==> flow/design.v <==
`timescale 1ns / 1ps
module rrc_filter #(
	parameter WIDTH = 9
)(
	input logic clk,
	input logic rst,
	input logic signed [WIDTH-1:0] filter_in,
	output logic signed [WIDTH-1:0] filter_out
);
	logic signed [WIDTH-1:0] shift_reg_out [0:31];
	logic signed [2*WIDTH-1:0] mul_sum [0:32];
	logic signed [23:0] acc_sum;
	integer i;
	always @(posedge clk or posedge rst) begin
		if(rst) begin
			for(i = 0; i < 32; i=i+1) begin
				shift_reg_out[i] <= 9'b0;
			end
		end
		else begin
			shift_reg_out[0] <= filter_in;
			for(i = 0; i < 31; i=i+1) begin
				shift_reg_out[i+1] <= shift_reg_out[i];
			end
		end
	end
	multiplier_9b #(.WIDTH(9)) MUL0(.mul_in(filter_in), .coefficient(9'd0), .mul_out(mul_sum[0]));
	multiplier_9b #(.WIDTH(9)) MUL1(.mul_in(shift_reg_out[0]), .coefficient(-9'd1), .mul_out(mul_sum[1]));
	multiplier_9b #(.WIDTH(9)) MUL2(.mul_in(shift_reg_out[1]), .coefficient(9'd1),.mul_out(mul_sum[2]));
	multiplier_9b #(.WIDTH(9)) MUL3(.mul_in(shift_reg_out[2]), .coefficient(9'd0),.mul_out(mul_sum[3]));
	multiplier_9b #(.WIDTH(9)) MUL4(.mul_in(shift_reg_out[3]), .coefficient(-9'd1),.mul_out(mul_sum[4]));
	multiplier_9b #(.WIDTH(9)) MUL5(.mul_in(shift_reg_out[4]), .coefficient(9'd2),.mul_out(mul_sum[5]));
	multiplier_9b #(.WIDTH(9)) MUL6(.mul_in(shift_reg_out[5]), .coefficient(9'd0),.mul_out(mul_sum[6]));
	multiplier_9b #(.WIDTH(9)) MUL7(.mul_in(shift_reg_out[6]), .coefficient(-9'd2),.mul_out(mul_sum[7]));
	multiplier_9b #(.WIDTH(9)) MUL8(.mul_in(shift_reg_out[7]), .coefficient(9'd2),.mul_out(mul_sum[8]));
	multiplier_9b #(.WIDTH(9)) MUL9(.mul_in(shift_reg_out[8]), .coefficient(9'd0),.mul_out(mul_sum[9]));
	multiplier_9b #(.WIDTH(9)) MUL10(.mul_in(shift_reg_out[9]), .coefficient(-9'd6),.mul_out(mul_sum[10]));
	multiplier_9b #(.WIDTH(9)) MUL11(.mul_in(shift_reg_out[10]), .coefficient(9'd8),.mul_out(mul_sum[11]));
	multiplier_9b #(.WIDTH(9)) MUL12(.mul_in(shift_reg_out[11]), .coefficient(9'd10),.mul_out(mul_sum[12]));
	multiplier_9b #(.WIDTH(9)) MUL13(.mul_in(shift_reg_out[12]), .coefficient(-9'd28),.mul_out(mul_sum[13]));
	multiplier_9b #(.WIDTH(9)) MUL14(.mul_in(shift_reg_out[13]), .coefficient(-9'd14),.mul_out(mul_sum[14]));
	multiplier_9b #(.WIDTH(9)) MUL15(.mul_in(shift_reg_out[14]), .coefficient(9'd111),.mul_out(mul_sum[15]));
	multiplier_9b #(.WIDTH(9)) MUL16(.mul_in(shift_reg_out[15]), .coefficient(9'd196),.mul_out(mul_sum[16]));
	multiplier_9b #(.WIDTH(9)) MUL17(.mul_in(shift_reg_out[16]), .coefficient(9'd111),.mul_out(mul_sum[17]));
	multiplier_9b #(.WIDTH(9)) MUL18(.mul_in(shift_reg_out[17]), .coefficient(-9'd14),.mul_out(mul_sum[18]));
	multiplier_9b #(.WIDTH(9)) MUL19(.mul_in(shift_reg_out[18]), .coefficient(-9'd28),.mul_out(mul_sum[19]));
	multiplier_9b #(.WIDTH(9)) MUL20(.mul_in(shift_reg_out[19]), .coefficient(9'd10),.mul_out(mul_sum[20]));
	multiplier_9b #(.WIDTH(9)) MUL21(.mul_in(shift_reg_out[20]), .coefficient(9'd8),.mul_out(mul_sum[21]));
	multiplier_9b #(.WIDTH(9)) MUL22(.mul_in(shift_reg_out[21]), .coefficient(-9'd6),.mul_out(mul_sum[22]));
	multiplier_9b #(.WIDTH(9)) MUL23(.mul_in(shift_reg_out[22]), .coefficient(9'd0),.mul_out(mul_sum[23]));
	multiplier_9b #(.WIDTH(9)) MUL24(.mul_in(shift_reg_out[23]), .coefficient(9'd2),.mul_out(mul_sum[24]));
	multiplier_9b #(.WIDTH(9)) MUL25(.mul_in(shift_reg_out[24]), .coefficient(-9'd2),.mul_out(mul_sum[25]));
	multiplier_9b #(.WIDTH(9)) MUL26(.mul_in(shift_reg_out[25]), .coefficient(9'd0),.mul_out(mul_sum[26]));
	multiplier_9b #(.WIDTH(9)) MUL27(.mul_in(shift_reg_out[26]), .coefficient(9'd2),.mul_out(mul_sum[27]));
	multiplier_9b #(.WIDTH(9)) MUL28(.mul_in(shift_reg_out[27]), .coefficient(-9'd1),.mul_out(mul_sum[28]));
	multiplier_9b #(.WIDTH(9)) MUL29(.mul_in(shift_reg_out[28]), .coefficient(9'd0),.mul_out(mul_sum[29]));
	multiplier_9b #(.WIDTH(9)) MUL30(.mul_in(shift_reg_out[29]), .coefficient(9'd1),.mul_out(mul_sum[30]));
	multiplier_9b #(.WIDTH(9)) MUL31(.mul_in(shift_reg_out[30]), .coefficient(-9'd1),.mul_out(mul_sum[31]));
	multiplier_9b #(.WIDTH(9)) MUL32(.mul_in(shift_reg_out[31]), .coefficient(9'd0),.mul_out(mul_sum[32]));
	always_comb begin : accumulate_sum
		acc_sum = mul_sum[0] + mul_sum[1] + mul_sum[2] + mul_sum[3] + mul_sum[4] + 
		mul_sum[5] + mul_sum[6] + mul_sum[7] + mul_sum[8] + mul_sum[9] + 
		mul_sum[10] + mul_sum[11] + mul_sum[12] + mul_sum[13] + mul_sum[14] + 
		mul_sum[15] + mul_sum[16] + mul_sum[17] + mul_sum[18] + mul_sum[19] + 
		mul_sum[20] + mul_sum[21] + mul_sum[22] + mul_sum[23] + mul_sum[24] + 
		mul_sum[25] + mul_sum[26] + mul_sum[27] + mul_sum[28] + mul_sum[29] + 
		mul_sum[30] + mul_sum[31] + mul_sum[32];  
	end
	logic signed [15:0] trunc_frac_sum;
	assign trunc_frac_sum = acc_sum[23:8];
	always_ff @( posedge clk or posedge rst ) begin : blockName
		if(rst) begin
			filter_out <= 0;
		end
		else if(trunc_frac_sum > 255) begin
			filter_out <= 255;
		end
		else if(trunc_frac_sum < -256) begin
			filter_out <= -256;
		end
		else begin
			filter_out <= trunc_frac_sum;
		end
	end
endmodule
module multiplier_9b #(
	parameter WIDTH = 9
)(
	input logic signed [WIDTH-1:0] mul_in,
	input logic signed [WIDTH-1:0] coefficient,
	output logic signed [2*WIDTH-1:0] mul_out
);
	assign mul_out = mul_in * coefficient;
endmodule
* Step by step through the tools: rrc_filter
The steps from the RTL of rrc_filter to its reports follow in flow order. Line numbers count from 1 in the design file above. Cell names lack the library's common part. Not given: --
Inputs: top module rrc_filter, clock port clk, library sky130hd, timing corner tt_025C_1v80

* After elaboration
Yosys after proc, flatten, opt, wreduce and memory -nomap, before mapping. Enables and synchronous resets that opt folds into registers are not counted as muxes. Print and check cells are not counted. Equal cells are merged and count once.
Cells by class: add/sub/neg operators 30, $mul 11, order comparisons 2, multiplexer cells 2
Operators by type and width (count):
- adder 24 x 18 -> 24 bit | 13
- multiplier 9 x 4 -> 13 bit with constant B | 6
- multiplier 9 x 8 -> 17 bit with constant B | 2
- multiplier 9 x 7 -> 16 bit with constant B | 1
- multiplier 9 x 3 -> 12 bit with constant B | 2
- negator 9 -> 18 bit | 4
- adder 24 x 10 -> 24 bit | 2
- adder 24 x 12 -> 24 bit | 2
- negator 9 -> 17 bit | 2
- adder 23 x 13 -> 24 bit | 1
- adder 24 x 9 -> 24 bit | 1
- adder 22 x 10 -> 23 bit | 1
- adder 21 x 18 -> 22 bit | 1
- adder 20 x 10 -> 21 bit | 1
- adder 19 x 18 -> 20 bit | 1
- adder 18 x 9 -> 19 bit | 1
- two-way mux 9 bit | 2
- greater-than comparator 16 x 9 -> 1 bit with constant B | 1
- < comparator 16 x 9 -> 1 bit with constant B | 1
Word-level totals: register bits after elaboration 288, bits of input ports 11, output and inout port bits 9, word-level cells 77

* Longest topological paths
Depth = most cells in a row (Yosys ltp): at word level without a register or memory, in the mapped netlist without a sequential cell, where the memories' decode and read muxes count.
Logic depth: depth in word-level cells 28, ABC_AREA 1, depth in mapped cells 48, gate-level depth less buffers 48

* Synthesis result
The flow's flattened synthesis, as Yosys stat reports it; memories are mapped. The netlist is that of the ABC_AREA named above (0 if unset); the other value can give another one. The area totals of this step are shown rounded.
Cell types:
- fa_1 | count 409, total area 8.19E+03 um2
- dfrtp_1 | count 288, total area 7.21E+03 um2
- ha_1 | count 330, total area 4128.96 um2
- inv_1 | count 690, total area 2.59E+03 um2
- xor2_1 | count 89, total area 779.498 um2
- nand2_1 | count 168, total area 630.605 um2
- xnor2_1 | count 53, total area 464.195 um2
- a21oi_1 | count 91, total area 455.437 um2
- nor2_1 | count 62, total area 232.723 um2
- nand3_1 | count 34, total area 170.163 um2
- a21o_1 | count 20, total area 150.144 um2
- o21bai_1 | count 20, total area 150.144 um2
- o21ai_0 | count 25, total area 125.12 um2
- a31oi_1 | count 9, total area 56.304 um2
- nor3_1 | count 10, total area 50.048 um2
- nand2_2 | count 7, total area 43.792 um2
- nand4_1 | count 6, total area 37.536 um2
- a31o_2 | count 4, total area 35.034 um2
Other cell types: 17; their cells: 29.
Synthesis totals: cells in the netlist 2344, synthesis area 26000 um2, sequential area 7200 um2, flip-flops 288, buffer cells 1

* Worst setup path after synthesis
Source: OpenSTA report_checks on the synthesized netlist (no wires, ideal clock, input and output delay 20% of the period each), path of least setup slack; recovery checks are left aside. Register names are those of the netlist, which keeps one name where synthesis merged equal registers.
Timing path post-synthesis: kind reg-to-reg, from reg shift_reg_out[14][8], to reg filter_out[0], clock period 10.5 ns, setup time 0.120 ns, launch time at the first pin 0.000 ns, arrival 8.899 ns, required time 10.380 ns, setup slack 1.481 ns, path delay 9.019 ns, stages 37, path buffers 0, period reached after synthesis 9.019 ns
"path delay" is the arrival time less input delay plus setup time. "stages": output pins that drive a net of the path, with the launching flip-flop's if there is one; two outputs of one cell count as two. "period reached after synthesis" is the clock period less the worst setup slack; recovery checks do not enter. This is arithmetic on one report: input and output delays are still those of the set period (20% each). Between the ends stands the longest chain of elaborated cells between them, by number of cells; it is not shown to be the way that was timed. Of several equally long chains one is given. Each line given opens the expression or statement behind the cell; cells for indexed reads and writes are added by Yosys, which also makes memories of some case tables. A register here has more assigning lines than the two given.
On the way, post-synthesis: cell sequence dfrtp_1 > inv_1 > fa_1 > inv_1 > fa_1 > fa_1 > ha_1 > nand2_1 > a21oi_1 > a211oi_1 > nand2_1 > a21oi_1 > o31ai_1 > xnor2_1 > fa_1 > fa_1 > inv_1 > fa_1 > fa_1 > inv_1 > fa_1 > inv_1 > fa_1 > inv_1 > fa_1 > inv_1 > ha_1 > nand2_1 > nand2_1 > o21bai_1 > a21oi_2 > nand2_2 > a21oi_2 > xor2_2 > inv_1 > nand2_2 > nand2_1, length of the longest elaborated chain 18, elaborated cells between the ends (all ways) 19, source lines of those cells 4, classes of those cells add/sub: 14; mul: 1; compare: 2; mux: 2
RTL lines, path post-synthesis:
- start, declared | line 10 | logic signed [WIDTH-1:0] shift_reg_out [0:31];
- start, assigned | line 17 | shift_reg_out[i] <= 9'b0;
- start, assigned | line 23 | shift_reg_out[i+1] <= shift_reg_out[i];
- multiplier 9 x 8 -> 17 bit | line 93 | assign mul_out = mul_in * coefficient;
- adder 24 x 18 -> 24 bit x6 | line 61 | acc_sum = mul_sum[0] + mul_sum[1] + mul_sum[2] + mul_sum[3] + mul_sum[4] +
- adder 24 x 12 -> 24 bit | line 61
- adder 24 x 18 -> 24 bit | line 61
- adder 24 x 10 -> 24 bit | line 61
- adder 24 x 18 -> 24 bit | line 61
- adder 24 x 10 -> 24 bit | line 61
- adder 24 x 18 -> 24 bit | line 61
- adder 24 x 9 -> 24 bit | line 61
- adder 24 x 18 -> 24 bit | line 61
- < comparator 16 x 9 -> 1 bit | line 78 | else if(trunc_frac_sum < -256) begin
- two-way mux 9 bit | line 78
- two-way mux 9 bit | line 75 | else if(trunc_frac_sum > 255) begin
- end, assigned | line 79 | filter_out <= -256;
- end, assigned | line 82 | filter_out <= trunc_frac_sum;
- end, declared | line 8 | output logic signed [WIDTH-1:0] filter_out

* Worst path after layout
From the final timing report of run A: the path of least setup slack in the routed layout; clock arrival at registers is part of the times.
Timing path after layout: kind reg-to-reg, from reg shift_reg_out[14][2], to reg filter_out[2], clock period 10.4 ns, setup time 0.06 ns, launch time at the first pin 0.59 ns, arrival 9.79 ns, required time 10.92 ns, setup slack 1.13 ns, stages 44, path buffers 2
Between the ends stands the longest chain of elaborated cells between them, by number of cells; it is not shown to be the way that was timed. Of several equally long chains one is given. A register here has more assigning lines than the two given.
On the way, after layout: cell sequence dfrtp_2 > ha_4 > xor2_1 > ha_2 > a21o_1 > fa_1 > inv_2 > fa_1 > inv_2 > ha_4 > nand2_4 > a21oi_4 > a211oi_2 > nand2_2 > a21oi_4 > o31ai_4 > xnor2_1 > buf_4 > [... 8 more ...] > fa_1 > inv_2 > fa_1 > inv_2 > ha_4 > nand2_8 > nor4_4 > nand2_2 > nand2_2 > buf_6 > nand2_4 > nand2_2 > nand2_2 > nor2_4 > nand2_2 > nand2_4 > nand2_2 > nand2_1, length of the longest elaborated chain 18, elaborated cells between the ends (all ways) 19, source lines of those cells 4, classes of those cells add/sub: 14; mul: 1; compare: 2; mux: 2
RTL lines, path after layout:
- start, declared | line 10 | logic signed [WIDTH-1:0] shift_reg_out [0:31];
- start, assigned | line 17 | shift_reg_out[i] <= 9'b0;
- start, assigned | line 23 | shift_reg_out[i+1] <= shift_reg_out[i];
- multiplier 9 x 8 -> 17 bit | line 93 | assign mul_out = mul_in * coefficient;
- adder 24 x 18 -> 24 bit x6 | line 61 | acc_sum = mul_sum[0] + mul_sum[1] + mul_sum[2] + mul_sum[3] + mul_sum[4] +
- adder 24 x 12 -> 24 bit | line 61
- adder 24 x 18 -> 24 bit | line 61
- adder 24 x 10 -> 24 bit | line 61
- adder 24 x 18 -> 24 bit | line 61
- adder 24 x 10 -> 24 bit | line 61
- adder 24 x 18 -> 24 bit | line 61
- adder 24 x 9 -> 24 bit | line 61
- adder 24 x 18 -> 24 bit | line 61
- < comparator 16 x 9 -> 1 bit | line 78 | else if(trunc_frac_sum < -256) begin
- two-way mux 9 bit | line 78
- two-way mux 9 bit | line 75 | else if(trunc_frac_sum > 255) begin
- end, assigned | line 79 | filter_out <= -256;
- end, assigned | line 82 | filter_out <= trunc_frac_sum;
- end, declared | line 8 | output logic signed [WIDTH-1:0] filter_out

Memo
Re: implementation data of rrc_filter

Top module rrc_filter; platform sky130hd; tools Yosys and OpenROAD; 5 stored runs in no particular order. Input and output delays are each 20% of the period that was set; the output load is 0.01 pF.
"reached clock period" means the clock period less the worst setup slack. The figure is calculated, with input and output delays left at 20% of the set period.
"critical setup path time" means the part of the period allowed to the worst setup path (the constraints hold back 20% at inputs and 20% at outputs) less its slack; where the path has registers, the arrival times of their clocks count too.
Values from the reports are rounded here.

* Run A | settings: ABC_AREA 1; CELL_PAD_IN_SITES_DETAIL_PLACEMENT 2; CELL_PAD_IN_SITES_GLOBAL_PLACEMENT 2; CORE_ASPECT_RATIO 1.04; CORE_MARGIN 8; CORE_UTILIZATION 30; GPL_ROUTABILITY_DRIVEN 1; HOLD_SLACK_MARGIN -0.01; MAX_ROUTING_LAYER met4; MIN_ROUTING_LAYER met2; PLACE_DENSITY 0.42; SETUP_SLACK_MARGIN 1.72; TNS_END_PERCENT 60; period_ns 10.4; CAP_MARGIN 20; SLEW_MARGIN 20 | results: critical setup path time 9.27 ns; worst setup path kind reg-to-reg; chip area in the Yosys report 26000 um2; overall die area 95000 um2; utilization after layout 0.36; summed negative setup slack 0.000 ns; lowest setup slack 1.1 ns; standard-cell area of the final layout 31000 um2; smallest hold slack 0.35 ns; reached clock period 9.266 ns
* Run B | settings: CAP_MARGIN 20; CORE_ASPECT_RATIO 1.85; CORE_MARGIN 9; CORE_UTILIZATION 48; CTS_CLUSTER_SIZE 21; PLACE_DENSITY_LB_ADDON 0.19; SLEW_MARGIN 15; TNS_END_PERCENT 75; period_ns 12.6 | results: standard-cell area of the final layout 28000 um2; utilization after layout 0.53; reached clock period 11.209 ns; chip area in the Yosys report 25000 um2; overall die area 62000 um2; summed negative setup slack 0.000 ns; critical setup path time 11.21 ns; worst setup path kind reg-to-reg; lowest setup slack 1.4 ns; smallest hold slack 0.35 ns
* Run C | settings: CORE_ASPECT_RATIO 0.84; CORE_MARGIN 10; CORE_UTILIZATION 33; CTS_CLUSTER_SIZE 84; GPL_ROUTABILITY_DRIVEN 0; GPL_TIMING_DRIVEN 0; HOLD_SLACK_MARGIN 0.28; PLACE_DENSITY_LB_ADDON 0.29; period_ns 9.09; CAP_MARGIN 20; SLEW_MARGIN 20 | results: reached clock period 9.972 ns; critical setup path time 9.97 ns; worst setup path kind reg-to-reg; standard-cell area of the final layout 29000 um2; overall die area 89000 um2; utilization after layout 0.38; smallest hold slack 0.33 ns; summed negative setup slack -7.4 ns; lowest setup slack -0.88 ns; chip area in the Yosys report 25000 um2
* Run D | settings: ABC_AREA 1; CELL_PAD_IN_SITES_DETAIL_PLACEMENT 2; CELL_PAD_IN_SITES_GLOBAL_PLACEMENT 1; CORE_ASPECT_RATIO 0.53; CORE_MARGIN 9; CORE_UTILIZATION 30; CTS_CLUSTER_DIAMETER 247; CTS_CLUSTER_SIZE 67; GPL_ROUTABILITY_DRIVEN 0; HOLD_SLACK_MARGIN -0.01; MAX_ROUTING_LAYER met4; MIN_ROUTING_LAYER met1; PLACE_DENSITY_LB_ADDON 0.1; SLEW_MARGIN 0; TNS_END_PERCENT 65; period_ns 16.8; CAP_MARGIN 20 | results: chip area in the Yosys report 26000 um2; critical setup path time 10.26 ns; worst setup path kind reg-to-reg; lowest setup slack 6.5 ns; utilization after layout 0.33; overall die area 97000 um2; reached clock period 10.255 ns; smallest hold slack 0.36 ns; summed negative setup slack 0.000 ns; standard-cell area of the final layout 28000 um2
* Run E | settings: CAP_MARGIN 0; CELL_PAD_IN_SITES_GLOBAL_PLACEMENT 1; CORE_MARGIN 7; CTS_CLUSTER_DIAMETER 51; GPL_TIMING_DRIVEN 0; MAX_ROUTING_LAYER met4; MIN_ROUTING_LAYER met2; PLACE_DENSITY 0.65; SETUP_SLACK_MARGIN 1.0; SLEW_MARGIN 0; period_ns 7.0; CORE_UTILIZATION 40 | results: smallest hold slack 0.35 ns; summed negative setup slack -26 ns; reached clock period 9.947 ns; overall die area 71000 um2; critical setup path time 9.95 ns; worst setup path kind reg-to-reg; lowest setup slack -2.9 ns; standard-cell area of the final layout 30000 um2; utilization after layout 0.47; chip area in the Yosys report 25000 um2
